==> flow/design.v <==
module fifo_sync #(
    parameter FW = 32,
    parameter DW = 32,
    parameter MD = 0,
    parameter SYNC_RD = 1,
    localparam WT_W = $clog2(FW)-1
) (
    input   wire logic          clk_i,
    input   wire logic          reset_i,
    input   wire logic          wr_en_i,
    input   wire logic [DW-1:0] wr_data_i,
    output  wire logic          full_o,
    input   wire logic          rd_i,
    output  logic      [DW-1:0] rd_data_o,
    output  wire logic          empty_o,
    output  logic               underflow_o,
    output  logic               overflow_o,
    input   wire logic [WT_W:0] threshold_i,
    output  wire logic          threshold_o
);
    reg [DW-1:0] fifo [0:FW-1];
    reg [$clog2(FW):0] read_ptr;
    reg [$clog2(FW):0] write_ptr;
    assign empty_o = (read_ptr == write_ptr);
    assign full_o = (write_ptr[$clog2(FW)] != read_ptr[$clog2(FW)]) & (read_ptr[$clog2(FW)-1:0] == write_ptr[$clog2(FW)-1:0]);
    always_ff @(posedge clk_i) begin
        if (reset_i) begin
            read_ptr <= 0;
            write_ptr <= 0;
        end
        if (~reset_i & wr_en_i & ~full_o) begin
            write_ptr <= write_ptr + 1;
        end
        if (~reset_i & rd_i & ~empty_o) begin
            read_ptr <= read_ptr + 1;
        end
    end
    always_ff @(posedge clk_i) begin
        if (~reset_i & wr_en_i & ~full_o) begin
            fifo[write_ptr[$clog2(FW)-1:0]] <= wr_data_i;
        end
        underflow_o <= empty_o & rd_i;
        overflow_o <= full_o & wr_en_i;
    end
    generate if (SYNC_RD) begin : __sfifo_if_synchronous_reads
        always_ff @(posedge clk_i) begin
            rd_data_o <= fifo[read_ptr[$clog2(FW)-1:0]];
        end
    end else begin : __sfifo_if_synchronous_reads
        assign rd_data_o = fifo[read_ptr[$clog2(FW)-1:0]];
    end endgenerate
    generate if (MD==0) begin : __sfifo_gen_lt
        assign threshold_o = (write_ptr[$clog2(FW)-1:0]-read_ptr[$clog2(FW)-1:0]) < threshold_i;
    end else if (MD==1) begin : __sfifo_gen_mt
        assign threshold_o = (write_ptr[$clog2(FW)-1:0]-read_ptr[$clog2(FW)-1:0]) > threshold_i;
    end else if (MD==3) begin : __sfifo_gen_le
        assign threshold_o = (write_ptr[$clog2(FW)-1:0]-read_ptr[$clog2(FW)-1:0]) <= threshold_i;
    end else if (MD==2) begin : __sfifo_gen_me
        assign threshold_o = (write_ptr[$clog2(FW)-1:0]-read_ptr[$clog2(FW)-1:0]) >= threshold_i;
    end endgenerate
endmodule
module tl_skdbf #(
    parameter DW   = 8,
    parameter SYNC = 0
) (
    input  wire logic          clk_i,
    input  wire logic          rst_i,
    input  wire logic          combinational_ready_i,
    output logic      [DW-1:0] cycle_data_o,
    output logic               cycle_vld_o,
    output logic               registered_ready_o,
    input  wire logic [DW-1:0] registered_data_i,
    input  wire logic          registered_vld_i
);
  reg [DW-1:0] held_data;
  reg held_vld;
  wire hold_data;
  assign hold_data = !combinational_ready_i & registered_ready_o & cycle_vld_o & registered_vld_i;
  assign registered_ready_o = !held_vld;
  always_ff @(posedge clk_i) begin
    if (rst_i) begin
      held_vld  <= '0;
      held_data <= '0;
    end else if (hold_data) begin
      held_data <= registered_data_i;
      held_vld  <= 1'b1;
    end else if (combinational_ready_i) begin
      held_vld <= '0;
    end
  end
  generate
    if (SYNC) begin : __skdbf_if_sync
      always_ff @(posedge clk_i) begin
        cycle_data_o <= held_vld ? held_data : registered_data_i;
        cycle_vld_o  <= rst_i ? 1'b0 : held_vld | registered_vld_i;
      end
    end else begin : __skdbf_if_async
      assign cycle_data_o = held_vld ? held_data : registered_data_i;
      assign cycle_vld_o  = held_vld | registered_vld_i;
    end
  endgenerate
endmodule
module uart_tx (
    input  wire        clock,
    input  wire        resetn,
    input  wire [15:0] bauddiv_i,      
    input  wire        tx_i,
    input  wire [ 7:0] tx_byte_i,
    output wire        tx_dequeue_o,
    output wire        tx_o,
    output wire        tx_busy_o
);
  reg start_q, byte_q, stop_q, cmpl_q, tx_q;
  reg [15:0] counter_q;
  reg [7:0] tx_byte_q;
  reg [2:0] byte_cnt_q;
  wire zero;
  assign zero = counter_q == 16'd0;
  assign tx_o = tx_q;
  assign tx_dequeue_o = cmpl_q;
  assign tx_busy_o = start_q | byte_q | stop_q | cmpl_q;
  always_ff @(posedge clock)
    if (!resetn || !(start_q || byte_q || stop_q) || zero || cmpl_q) counter_q <= bauddiv_i;
    else counter_q <= counter_q - 1'b1;
  always_ff @(posedge clock)
    if (!resetn || !(start_q | stop_q | byte_q | cmpl_q)) tx_q <= 1'b1;
    else if (cmpl_q) tx_q <= 1'b1;
    else if (stop_q) tx_q <= 1'b1;
    else if (byte_q) tx_q <= tx_byte_q[0];
    else if (start_q) tx_q <= 1'b0;
  always_ff @(posedge clock)
    if (!resetn || cmpl_q) start_q <= 1'b0;
    else if (!start_q) start_q <= tx_i;
  always_ff @(posedge clock)
    if (!resetn || cmpl_q) byte_q <= 1'b0;
    else if (!byte_q) byte_q <= start_q && zero;
  always_ff @(posedge clock)
    if (!resetn || cmpl_q) stop_q <= 1'b0;
    else if (!stop_q) stop_q <= byte_q && zero && (byte_cnt_q == 3'd7);
  always_ff @(posedge clock)
    if (!resetn || cmpl_q) byte_cnt_q <= 3'd0;
    else if (byte_q && zero) byte_cnt_q <= byte_cnt_q + 3'd1;
  always_ff @(posedge clock)
    if (!resetn || (tx_i && !start_q)) tx_byte_q <= tx_byte_i;
    else if (byte_q && zero) tx_byte_q <= {1'b0, tx_byte_q[7:1]};
  always_ff @(posedge clock)
    if (!resetn || cmpl_q) cmpl_q <= 1'b0;
    else if (!cmpl_q) cmpl_q <= stop_q && zero;
endmodule
module uart_rx (
    input  wire        clock,
    input  wire        resetn,
    input  wire [15:0] bauddiv_i,   
    input  wire        rx_i,
    output wire [ 7:0] rx_byte_o,
    output wire        rx_o,
    output wire        rx_busy_o
);
  (* ASYNC_REG = "TRUE" *) reg rx_q, rx_qq;
  reg sample_q, start_q, stop_q, hbit_q, cmpl_q;
  reg [15:0] counter_q;
  reg [ 7:0] rx_byte_q;
  reg [ 2:0] byte_cnt_q;
  wire rx, zero, sample_en, shift_en, last_shift;
  assign rx = !rx_qq;
  assign zero = counter_q == '0;
  assign sample_en = counter_q == {1'b0, bauddiv_i[15:1]};
  assign shift_en = zero && sample_q && start_q && !stop_q;
  assign last_shift = byte_cnt_q == 3'd7 && shift_en;
  assign rx_o = cmpl_q;
  assign rx_byte_o = rx_byte_q;
  assign rx_busy_o = sample_q | start_q | stop_q | hbit_q | cmpl_q;
  always_ff @(posedge clock)
    if (!resetn) rx_q <= 1'b1;
    else rx_q <= rx_i;
  always_ff @(posedge clock)
    if (!resetn) rx_qq <= 1'b1;
    else rx_qq <= rx_q;
  always_ff @(posedge clock)
    if ((!rx & !(sample_q | start_q)) || zero || !resetn || (sample_en & sample_q & rx & !start_q) || rx_o)
      counter_q <= bauddiv_i;
    else counter_q <= counter_q - 1'b1;
  always_ff @(posedge clock)
    if (rx_o || !resetn) sample_q <= 1'b0;
    else if (!sample_q) sample_q <= rx;
  always_ff @(posedge clock)
    if (rx_o || !resetn) start_q <= 1'b0;
    else if (!start_q) start_q <= sample_en & sample_q & rx;
  always_ff @(posedge clock)
    if (rx_o || !resetn) rx_byte_q <= 8'd0;
    else if (shift_en) rx_byte_q <= {rx_qq, rx_byte_q[7:1]};
  always_ff @(posedge clock)
    if (rx_o || !resetn) byte_cnt_q <= 3'd0;
    else if (shift_en) byte_cnt_q <= byte_cnt_q + 1'b1;
  always_ff @(posedge clock)
    if (rx_o || !resetn) stop_q <= 1'b0;
    else if (!stop_q) stop_q <= last_shift;
  always_ff @(posedge clock)
    if (rx_o || !resetn) hbit_q <= 1'b0;
    else if (stop_q && (counter_q == '0)) hbit_q <= 1'b1;
  always_ff @(posedge clock)
    if (rx_o || !resetn) cmpl_q <= 1'b0;
    else if (hbit_q && (counter_q == {1'b0, bauddiv_i[15:1]})) cmpl_q <= 1'b1;
endmodule
`default_nettype none
module TL_UART #(
    parameter [15:0] C_DEFAULT_BAUD_RATE = 16'd868,
    parameter C_DEFAULT_TX_ON = 1,
    parameter C_DEFAULT_RX_ON = 1,
    parameter C_TILELINK_ID_WIDTH = 1
) (
    input  wire                           uart_clock_i,
    input  wire                           uart_reset_i,
    input  wire [                    2:0] uart_a_opcode,
    input  wire [                    2:0] uart_a_param,
    input  wire [                    2:0] uart_a_size,
    input  wire [C_TILELINK_ID_WIDTH-1:0] uart_a_source,
    input  wire [                   11:0] uart_a_address,
    input  wire [                    3:0] uart_a_mask,
    input  wire [                   31:0] uart_a_data,
    input  wire                           uart_a_corrupt,
    input  wire                           uart_a_valid,
    output wire                           uart_a_ready,
    output wire [                    2:0] uart_d_opcode,
    output wire [                    1:0] uart_d_param,
    output wire [                    2:0] uart_d_size,
    output wire [C_TILELINK_ID_WIDTH-1:0] uart_d_source,
    output wire                           uart_d_denied,
    output wire [                   31:0] uart_d_data,
    output wire                           uart_d_corrupt,
    output wire                           uart_d_valid,
    input  wire                           uart_d_ready,
    input  wire                           UART_RX,
    output wire                           UART_TX,
    output wire                           UART_RX_IRQ,
    output wire                           UART_TX_IRQ
);
  localparam AW = 12;
  localparam IW = C_TILELINK_ID_WIDTH;
  wire          a_ready;
  wire          a_valid;
  wire [   2:0] a_opcode;
  /*verilator lint_off UNUSED*/
  wire [   2:0] a_param;
  /*verilator lint_on UNUSED*/
  wire [   2:0] a_size;
  wire [IW-1:0] a_source;
  wire [  11:0] a_address;
  wire [   3:0] a_mask;
  wire [  31:0] a_data;
  wire          a_corrupt;
  wire          d_ready;
  reg  [   2:0] d_opcode_q;
  reg  [   1:0] d_param_q;
  reg  [   2:0] d_size_q;
  reg  [IW-1:0] d_source_q;
  reg           d_denied_q;
  reg  [  15:0] d_data_q;
  reg           d_corrupt_q;
  reg           d_valid_q;
localparam [2:0] Get = 3'd4;
localparam [2:0] PutFullData = 3'd0;
localparam [2:0] PutPartialData = 3'd1;
localparam [2:0] ArithmeticData = 3'd2;
localparam [2:0] LogicalData = 3'd3;
localparam [2:0] AMOXOR = 3'd0;
localparam [2:0] AMOOR = 3'd1;
localparam [2:0] AMOAND = 3'd2;
localparam [2:0] AMOSWAP = 3'd3;
localparam [2:0] AMOMIN = 3'd0;
localparam [2:0] AMOMAX = 3'd1;
localparam [2:0] AMOMINU = 3'd2;
localparam [2:0] AMOMAXU = 3'd3;
localparam [2:0] AMOADD = 3'd4;
function automatic TL_isWriteTo(input [AW-1:0] address, input [AW-1:0] address_t);
  TL_isWriteTo = (address == address_t) && a_valid && (d_ready || !d_valid_q) && (a_opcode==PutFullData || a_opcode==PutPartialData || a_opcode==ArithmeticData || a_opcode==LogicalData);
endfunction
function automatic TL_isReadTo(input [AW-1:0] address, input [AW-1:0] address_t);
  TL_isReadTo = (address == address_t) && a_valid && (d_ready || !d_valid_q) && (a_opcode == Get || a_opcode==ArithmeticData || a_opcode==LogicalData);
endfunction
function automatic [2:0] TL_RetCode();
  TL_RetCode = (a_opcode == PutFullData || a_opcode == PutPartialData) ? 3'd0 : 3'd1;
endfunction
  assign d_ready = uart_d_ready;
  assign a_ready = d_ready || !d_valid_q;
  assign uart_d_opcode = d_opcode_q;
  assign uart_d_param = d_param_q;
  assign uart_d_size = d_size_q;
  assign uart_d_source = d_source_q;
  assign uart_d_denied = d_denied_q;
  assign uart_d_data = {16'd0, d_data_q};
  assign uart_d_corrupt = d_corrupt_q;
  assign uart_d_valid = d_valid_q;
  tl_skdbf #(
      .DW  (58 + IW),
      .SYNC(0)
  ) skdbf_inst (
      .clk_i(uart_clock_i),
      .rst_i(uart_reset_i),
      .combinational_ready_i(a_ready),
      .cycle_data_o({a_opcode, a_param, a_size, a_source, a_address, a_mask, a_data, a_corrupt}),
      .cycle_vld_o(a_valid),
      .registered_ready_o(uart_a_ready),
      .registered_data_i({
        uart_a_opcode,
        uart_a_param,
        uart_a_size,
        uart_a_source,
        uart_a_address,
        uart_a_mask,
        uart_a_data,
        uart_a_corrupt
      }),
      .registered_vld_i(uart_a_valid)
  );
  localparam [11:0] REG_UART_CTRL = 12'h000;  
  localparam [11:0] REG_UART_STATUS = 12'h004;   
  localparam [11:0] REG_UART_FIFOAX = 12'h008;   
  localparam [11:0] REG_UART_BAUDDIV = 12'h00C;   
  logic [15:0] UARTCTRL_q, UARTSTATS_q, FIFOAX_q, BAUDDIV_q, DATA_r;
  wire tx_dequeue, rx_enqueue, tx_full, tx_empty, rx_full, rx_empty, tx_underflow, tx_overflow, rx_underflow, rx_overflow, rx_threshold, tx_threshold, rx_busy, tx_busy;
  wire [7:0] rx_char, tx_char, rx_head;
  assign FIFOAX_q[7:0] = rx_empty ? 8'd0 : rx_head;
  reg
      RX_q,
      TX_q,
      RX_WATERMARK_IRQ_q,
      TX_WATERMARK_IRQ_q,
      RX_WATERMARK_IRQEN_q,
      TX_WATERMARK_IRQEN_q;
  reg [4:0] RX_WATERMARK_q, TX_WATERMARK_q;
  assign UARTCTRL_q = {
    2'd0, TX_WATERMARK_IRQEN_q, RX_WATERMARK_IRQEN_q, TX_WATERMARK_q, RX_WATERMARK_q, TX_q, RX_q
  };
  assign FIFOAX_q[15:8] = 8'd0;
  assign UARTSTATS_q = {
    8'd0,
    tx_busy,
    TX_WATERMARK_IRQ_q,
    tx_empty,
    tx_full,
    rx_busy,
    RX_WATERMARK_IRQ_q,
    rx_empty,
    rx_full
  };
  assign UART_RX_IRQ = RX_WATERMARK_IRQ_q;
  assign UART_TX_IRQ = TX_WATERMARK_IRQ_q;
  logic [15:0] w_val;
  assign w_val = a_data[15:0];
  always_ff @(posedge uart_clock_i)
    if (uart_reset_i) TX_q <= C_DEFAULT_TX_ON == 1 ? 1'b1 : 1'b0;
    else if (TL_isWriteTo(a_address, REG_UART_CTRL)) TX_q <= w_val[1];
  always_ff @(posedge uart_clock_i)
    if (uart_reset_i) RX_q <= C_DEFAULT_RX_ON == 1 ? 1'b1 : 1'b0;
    else if (TL_isWriteTo(a_address, REG_UART_CTRL)) RX_q <= w_val[0];
  always_ff @(posedge uart_clock_i)
    if (uart_reset_i) RX_WATERMARK_q <= 5'd0;
    else if (TL_isWriteTo(a_address, REG_UART_CTRL)) RX_WATERMARK_q <= w_val[6:2];
  always_ff @(posedge uart_clock_i)
    if (uart_reset_i) TX_WATERMARK_q <= 5'd0;
    else if (TL_isWriteTo(a_address, REG_UART_CTRL)) TX_WATERMARK_q <= w_val[11:7];
  always_ff @(posedge uart_clock_i)
    if (uart_reset_i) RX_WATERMARK_IRQEN_q <= 1'b0;
    else if (TL_isWriteTo(a_address, REG_UART_CTRL)) RX_WATERMARK_IRQEN_q <= w_val[12];
  always_ff @(posedge uart_clock_i)
    if (uart_reset_i) TX_WATERMARK_IRQEN_q <= 1'b0;
    else if (TL_isWriteTo(a_address, REG_UART_CTRL)) TX_WATERMARK_IRQEN_q <= w_val[13];
  always_ff @(posedge uart_clock_i)
    if (uart_reset_i) RX_WATERMARK_IRQ_q <= 1'b0;
    else if (TL_isWriteTo(a_address, REG_UART_STATUS)) RX_WATERMARK_IRQ_q <= w_val[2];
    else if (RX_WATERMARK_IRQEN_q & rx_threshold & !RX_WATERMARK_IRQ_q) RX_WATERMARK_IRQ_q <= 1'b1;
    else if (!RX_WATERMARK_IRQEN_q) RX_WATERMARK_IRQ_q <= 1'b0;
  always_ff @(posedge uart_clock_i)
    if (uart_reset_i) TX_WATERMARK_IRQ_q <= 1'b0;
    else if (TL_isWriteTo(a_address, REG_UART_STATUS)) TX_WATERMARK_IRQ_q <= w_val[6];
    else if (TX_WATERMARK_IRQEN_q & tx_threshold) TX_WATERMARK_IRQ_q <= 1'b1;
    else if (!TX_WATERMARK_IRQEN_q) TX_WATERMARK_IRQ_q <= 1'b0;
  always_ff @(posedge uart_clock_i)
    if (uart_reset_i) BAUDDIV_q <= C_DEFAULT_BAUD_RATE;
    else if (TL_isWriteTo(a_address, REG_UART_BAUDDIV)) BAUDDIV_q <= w_val[15:0];
  always_comb
    if (TL_isReadTo(a_address, REG_UART_CTRL)) DATA_r = UARTCTRL_q;
    else if (TL_isReadTo(a_address, REG_UART_STATUS)) DATA_r = UARTSTATS_q;
    else if (TL_isReadTo(a_address, REG_UART_FIFOAX)) DATA_r = FIFOAX_q;
    else if (TL_isReadTo(a_address, REG_UART_BAUDDIV)) DATA_r = BAUDDIV_q;
    else DATA_r = 16'd0;
  always_ff @(posedge uart_clock_i)
    if (uart_reset_i) begin
      d_valid_q <= 1'b0;
    end else if (a_valid && (d_ready || !d_valid_q)) begin
      d_valid_q <= 1'b1;
      d_opcode_q <= TL_RetCode();
      d_param_q <= '0;
      d_size_q <= a_size;
      d_source_q <= a_source;
      d_denied_q <= 1'b0;
      d_data_q <= DATA_r;
      d_corrupt_q <= 1'b0;
    end else if (d_ready) begin
      d_valid_q <= 1'b0;
    end
  fifo_sync #(
      .FW(32),
      .DW(8),
      .MD(1),
      .SYNC_RD(0)
  ) rx_fifo_inst (
      .clk_i(uart_clock_i),
      .reset_i(uart_reset_i),
      .wr_en_i(UARTCTRL_q[0] & rx_enqueue),
      .wr_data_i(rx_char),
      .full_o(rx_full),
      .rd_i(TL_isReadTo(a_address, REG_UART_FIFOAX)),
      .rd_data_o(rx_head),
      .empty_o(rx_empty),
      .underflow_o(rx_underflow),
      .overflow_o(rx_overflow),
      .threshold_i(UARTCTRL_q[6:2]),
      .threshold_o(rx_threshold)
  );
  fifo_sync #(
      .FW(32),
      .DW(8),
      .MD(1),
      .SYNC_RD(0)
  ) tx_fifo_inst (
      .clk_i(uart_clock_i),
      .reset_i(uart_reset_i),
      .wr_en_i(TL_isWriteTo(a_address, REG_UART_FIFOAX)),
      .wr_data_i(a_data[7:0]),
      .full_o(tx_full),
      .rd_i(tx_dequeue),
      .rd_data_o(tx_char),
      .empty_o(tx_empty),
      .underflow_o(tx_underflow),
      .overflow_o(tx_overflow),
      .threshold_i(UARTCTRL_q[11:7]),
      .threshold_o(tx_threshold)
  );
  uart_rx uart_reciever (
      .clock(uart_clock_i),
      .resetn(!uart_reset_i),
      .bauddiv_i(BAUDDIV_q),
      .rx_i(UART_RX),
      .rx_byte_o(rx_char),
      .rx_o(rx_enqueue),
      .rx_busy_o(rx_busy)
  );
  uart_tx uart_trasmitter (
      .clock(uart_clock_i),
      .resetn(!uart_reset_i),
      .bauddiv_i(BAUDDIV_q),
      .tx_i(UARTCTRL_q[1] & !tx_empty),
      .tx_byte_i(tx_char),
      .tx_dequeue_o(tx_dequeue),
      .tx_o(UART_TX),
      .tx_busy_o(tx_busy)
  );
  /*verilator lint_off UNUSED*/
  wire unused;
  assign unused = (|a_data[31:16]) | tx_underflow | rx_underflow | tx_overflow | rx_overflow | (|a_mask) | a_corrupt;
  /*verilator lint_on UNUSED*/
endmodule
# Reports on TL_UART
# What the tools print for TL_UART, step after step.
# Lines are those of the file above, counted from 1.
# Operators carry their Yosys type and port widths (W data, S select, Z words).
# A cell with - has no value.
dict set report setup {
  top {TL_UART}
  clock {uart_clock_i}
  cell_library {sky130hd}
  corner {tt_025C_1v80}
}

# After elaboration
# Yosys after proc, flatten, opt, wreduce and memory -nomap, before mapping. Print and check cells are not counted. Equal cells are merged and count once.
# Memory sizes are those after Yosys's memory passes, which may raise the word count (mostly to a power of two), join words into wider ones and drop unused or constant bits.
dict set report classes {
  add_sub_neg 10
  muxes 43
  equal 18
  reduce_and_logical 74
  cmp 2
  bitwise 39
}
# cell n
set op_table {}
lappend op_table {{$mux W59} 1}
lappend op_table {{$mux W14} 4}
lappend op_table {{$mux W8} 5}
lappend op_table {{$sub A16 B1 Y16 const B} 2}
lappend op_table {{$logic_not A16 Y1} 2}
lappend op_table {{$mux W16} 2}
lappend op_table {{$mux W6} 5}
lappend op_table {{$logic_and A1 B1 Y1} 28}
lappend op_table {{$eq A12 B4 Y1 const B} 2}
lappend op_table {{$add A6 B1 Y6 const B} 4}
lappend op_table {{$and A1 B1 Y1} 22}
lappend op_table {{$mux W1} 22}
lappend op_table {{$mux W5} 4}
lappend op_table {{$logic_or A1 B1 Y1} 19}
lappend op_table {{$eq A16 B15 Y1} 1}
lappend op_table {{$reduce_bool A2 Y1} 8}
lappend op_table {{$logic_not A1 Y1} 12}
lappend op_table {{$eq A12 B3 Y1 const B} 1}
lappend op_table {{$logic_not A12 Y1} 1}
lappend op_table {{$eq A6 B6 Y1} 2}
lappend op_table {{$or A1 B1 Y1} 11}
lappend op_table {{$sub A5 B5 Y5} 2}
lappend op_table {{$gt A5 B5 Y1} 2}
lappend op_table {{$eq A5 B5 Y1} 2}
lappend op_table {{$eq A3 B3 Y1 const B} 3}
lappend op_table {{$not A1 Y1} 6}
lappend op_table {{$add A3 B1 Y3 const B} 2}
lappend op_table {{$ne A3 B1 Y1 const B} 2}
# Not listed: further kinds 7, cells in them 9.
dict set report bits {
  clocked_rd_ports_x_width 16
  n_memories 2
  register_bits 206
  ram_bits 512
  wordCells 227
  in_bits 64
  output_inout_bits 48
}
# memory words width read_ports wr line_no
set memory_table {}
lappend memory_table {rx_fifo_inst.fifo 32 8 1 1 21} ;# reg [DW-1:0] fifo [0:FW-1];
lappend memory_table {tx_fifo_inst.fifo 32 8 1 1 21}

# Depth
# Yosys ltp: most cells in a row. Word level: on the elaborated netlist, between registers, memories and ports. Mapped: between sequential cells and ports; inverters and the memories' decode and read muxes count.
dict set report depth {
  word_depth 9
  abc_area 0
  ltp_mapped 13
}

# Synthesis result
# The flow's flattened synthesis, as Yosys stat reports it; memories are mapped. The netlist is that of the ABC_AREA named above (0 if unset); the other value can give another one.
dict set report mapped {
  mapped_cells 1828
  seq_area_um2 19708.9
  mapped_area_um2 29090.4
  flip_flops 702
}
# cell_type n
set by_type {}
lappend by_type {sky130_fd_sc_hd__edfxtp_1 565}
lappend by_type {sky130_fd_sc_hd__mux4_2 147}
lappend by_type {sky130_fd_sc_hd__dfxtp_1 137}
lappend by_type {sky130_fd_sc_hd__nor2_1 171}
lappend by_type {sky130_fd_sc_hd__nand2_1 148}
lappend by_type {sky130_fd_sc_hd__mux2i_1 51}
lappend by_type {sky130_fd_sc_hd__ha_1 34}
lappend by_type {sky130_fd_sc_hd__a21oi_1 80}
lappend by_type {sky130_fd_sc_hd__xnor2_1 43}
lappend by_type {sky130_fd_sc_hd__mux2_2 26}
lappend by_type {sky130_fd_sc_hd__xor2_1 31}
lappend by_type {sky130_fd_sc_hd__buf_4 31}
lappend by_type {sky130_fd_sc_hd__clkbuf_1 43}
lappend by_type {sky130_fd_sc_hd__inv_1 36}
lappend by_type {sky130_fd_sc_hd__nor2b_1 19}
lappend by_type {sky130_fd_sc_hd__buf_2 22}
lappend by_type {sky130_fd_sc_hd__nor3_1 22}
lappend by_type {sky130_fd_sc_hd__a22o_1 11}
# Other cell types: 51; their cells: 211.
# By module: a second synthesis without flattening, with its own total; a netlist apart from the flattened one above.
dict set report unflattened {
  hier_cells 1966
  area_unflattened_um2 31296.3
}
# Each row is one instance without its submodules.
# mod n_inst area_um2 n_cells seq_area_um2
set by_module {}
lappend by_module {fifo_sync 2 11053.1 528 8187.9}
lappend by_module {tl_skdbf 1 3380.7 327 1201.2}
lappend by_module {TL_UART 1 2663.8 275 1291.2}
lappend by_module {uart_rx 1 1747.9 170 680.7}
lappend by_module {uart_tx 1 1397.6 138 720.7}

# Worst setup path after synthesis
# Source: OpenSTA report_checks on the synthesized netlist (no wires, ideal clock, input and output delay 20% of the period each), path of least setup slack; recovery checks are left aside. Register names are those of the netlist, which keeps one name where synthesis merged equal registers.
dict set report synth_path {
  path_type {in2reg}
  from {input port uart_reset_i}
  to {register d_data_q[0]}
  n_path_buf 2
  delay_ps 2337
  path_stages 3
  input_delay_ps 1600
  required_time_ps 7574
  launch_ps 1600
  clock_period_ps 8000
  arrival_time_ps 3511
  path_slack_ps 4063
  period_less_setup_slack_ps 3937
}
# "delay_ps" is the arrival time less input delay plus setup time.
# "path_stages" counts driving pins, that of a launching flip-flop among them; a cell with two outputs on the path counts twice.
# "period_less_setup_slack_ps" = period - worst setup slack (recovery checks aside). The figure is calculated, with input and output delays left at 20% of the set period.
# The rows between start and end are the longest chain of elaborated cells between them; the timing report does not say that the signal goes this way. Where chains are equally long, one stands for them.
# Each line given opens the expression or statement behind the cell; cells for indexed reads and writes are added by Yosys, which also makes memories of some case tables.
dict set report synth_via {
  cell_sequence {sky130_fd_sc_hd__clkbuf_1 -> sky130_fd_sc_hd__clkbuf_1 -> sky130_fd_sc_hd__nor3_1}
  elab_chain_cells 2
  cone_cells 2
  classes_between {logic: 1; reduce/logical: 1}
}
# element line_no
set synth_rtl {}
lappend synth_rtl {{from (decl)} 213} ;# input  wire                           uart_reset_i,
lappend synth_rtl {{$not A1 Y1} -}
lappend synth_rtl {{$reduce_and A2 Y1} -}
lappend synth_rtl {{to (assign)} 398} ;# d_data_q <= DATA_r;
lappend synth_rtl {{to (decl)} 258} ;# reg  [  15:0] d_data_q;

# Worst path after layout
# From the final timing report of entry C: the path of least setup slack in the routed layout; clock arrival at registers is part of the times.
# The report prints the path's times to 10 ps; the period is as set.
dict set report layout_path {
  path_type {in2reg}
  from {input port uart_a_address[9]}
  to {memory tx_fifo_inst.fifo[27][7]}
  path_slack_ps 3350
  path_stages 7
  input_delay_ps 1600
  launch_ps 1600
  arrival_time_ps 4870
  n_path_buf 1
  required_time_ps 8230
  clock_period_ps 8000
}
# The rows between start and end are the longest chain of elaborated cells between them; the timing report does not say that the signal goes this way. Where chains are equally long, one stands for them.
# Only ways into the end's enable, where the timed path ends, are counted here.
dict set report layout_via {
  cell_sequence {sky130_fd_sc_hd__clkdlybuf4s50_1 -> sky130_fd_sc_hd__nor4_1 -> sky130_fd_sc_hd__nand4_1 -> sky130_fd_sc_hd__a221oi_4 -> sky130_fd_sc_hd__and2_1 -> sky130_fd_sc_hd__nand2_1 -> sky130_fd_sc_hd__nor2_1}
  elab_chain_cells 8
  cone_cells 9
  classes_between {eq/ne: 1; mux: 3; logic: 2; reduce/logical: 3}
}
# element line_no
set layout_rtl {}
lappend layout_rtl {{from (decl)} 218} ;# input  wire [                   11:0] uart_a_address,
lappend layout_rtl {{$mux W59} 98} ;# assign cycle_data_o = held_vld ? held_data : registered_data_i;
lappend layout_rtl {{$eq A12 B4 Y1} 276} ;# TL_isWriteTo = (address == address_t) && a_valid && (d_ready || !d_valid_q) && (a_opcode==PutFullData || a_opc ...
lappend layout_rtl {{$logic_and A1 B1 Y1 x3} 276}
lappend layout_rtl {{$and A1 B1 Y1 x2} 39} ;# if (~reset_i & wr_en_i & ~full_o) begin
lappend layout_rtl {{$mux W5} 39}
lappend layout_rtl {{to (decl)} 21} ;# reg [DW-1:0] fifo [0:FW-1];

==> results <==
Settings and measured results of 3 stored flow runs for module TL_UART (sky130hd), not sorted in any way. The constraints put input and output delay at 20% of the set period each and load the outputs with 0.01 pF.
"clock_period_reached_ps" means the clock period less the worst setup slack. The figure is calculated, with input and output delays left at 20% of the set period.
"final_power_mw" is the tool's figure for a default switching activity; nothing was simulated.

[flow] entry A: files
==> flow/run.sh <==
#!/bin/bash
# the make line also repeats the synthesis and layout settings of config.mk as NAME=value (left out here)
make -C /OpenROAD-flow-scripts/flow DESIGN_CONFIG=/design/flow/config.mk WORK_HOME=/design/flow/orfs CLKGATE_MAP_FILE= finish
==> flow/config.mk <==
export PLATFORM = sky130hd
export DESIGN_NAME = TL_UART
export DESIGN_NICKNAME = TL_UART
export VERILOG_FILES = /design/flow/design.v
export SDC_FILE = /design/flow/constraint.sdc
export NUM_CORES = 4
export LEC_CHECK = 0
export CAP_MARGIN = 10
export CELL_PAD_IN_SITES_DETAIL_PLACEMENT = 2
export CELL_PAD_IN_SITES_GLOBAL_PLACEMENT = 2
export CORE_ASPECT_RATIO = 1.76
export CORE_MARGIN = 5
export CORE_UTILIZATION = 65
export CTS_CLUSTER_DIAMETER = 72
export GPL_ROUTABILITY_DRIVEN = 0
export GPL_TIMING_DRIVEN = 0
export MAX_ROUTING_LAYER = met5
export MIN_ROUTING_LAYER = met2
export PLACE_DENSITY = 0.6
export SLEW_MARGIN = 20
export TNS_END_PERCENT = 40
==> flow/constraint.sdc <==
create_clock -name core_clock -period 8.0 [get_ports {uart_clock_i}]
set_input_delay 1.6000 -clock core_clock [delete_from_list [all_inputs] [get_ports {uart_clock_i}]]
set_output_delay 1.6000 -clock core_clock [all_outputs]
set_load 0.01 [all_outputs]

[flow] entry A: not finished: placement ended with error DPL-0033

[flow] entry B: files
==> flow/run.sh <==
#!/bin/bash
# the make line also repeats the synthesis and layout settings of config.mk as NAME=value (left out here)
make -C /OpenROAD-flow-scripts/flow DESIGN_CONFIG=/design/flow/config.mk WORK_HOME=/design/flow/orfs CLKGATE_MAP_FILE= finish
==> flow/config.mk <==
export PLATFORM = sky130hd
export DESIGN_NAME = TL_UART
export DESIGN_NICKNAME = TL_UART
export VERILOG_FILES = /design/flow/design.v
export SDC_FILE = /design/flow/constraint.sdc
export NUM_CORES = 4
export LEC_CHECK = 0
export CAP_MARGIN = 20
export CELL_PAD_IN_SITES_DETAIL_PLACEMENT = 2
export CORE_MARGIN = 2
export CORE_UTILIZATION = 66
export CTS_CLUSTER_DIAMETER = 124
export CTS_CLUSTER_SIZE = 74
export GPL_ROUTABILITY_DRIVEN = 0
export HOLD_SLACK_MARGIN = 0.25
export MIN_ROUTING_LAYER = met1
export PLACE_DENSITY_LB_ADDON = 0.08
export SLEW_MARGIN = 40
==> flow/constraint.sdc <==
create_clock -name core_clock -period 5.87 [get_ports {uart_clock_i}]
set_input_delay 1.1740 -clock core_clock [delete_from_list [all_inputs] [get_ports {uart_clock_i}]]
set_output_delay 1.1740 -clock core_clock [all_outputs]
set_load 0.01 [all_outputs]

[flow] entry B: not finished: placement ended with error DPL-0033

[flow] entry C: files
==> flow/run.sh <==
#!/bin/bash
# the make line also repeats the synthesis and layout settings of config.mk as NAME=value (left out here)
make -C /OpenROAD-flow-scripts/flow DESIGN_CONFIG=/design/flow/config.mk WORK_HOME=/design/flow/orfs CLKGATE_MAP_FILE= finish
==> flow/config.mk <==
export PLATFORM = sky130hd
export DESIGN_NAME = TL_UART
export DESIGN_NICKNAME = TL_UART
export VERILOG_FILES = /design/flow/design.v
export SDC_FILE = /design/flow/constraint.sdc
export NUM_CORES = 4
export LEC_CHECK = 0
export CAP_MARGIN = 20
export CORE_MARGIN = 2
export CORE_UTILIZATION = 40
export PLACE_DENSITY = 0.6
export SLEW_MARGIN = 20
==> flow/constraint.sdc <==
create_clock -name core_clock -period 8.0 [get_ports {uart_clock_i}]
set_input_delay 1.6000 -clock core_clock [delete_from_list [all_inputs] [get_ports {uart_clock_i}]]
set_output_delay 1.6000 -clock core_clock [all_outputs]
set_load 0.01 [all_outputs]

[flow] entry C: metrics
[metrics] final_power_mw = 7.790
[metrics] clock_period_reached_ps = 4648
[metrics] synth_chip_area_um2 = 29090.4
[metrics] die_um2 = 74898.0
[metrics] final_util_pct = 46.1
[metrics] hold_ws_ps = 411
[metrics] worst_setup_slack_ps = 3352
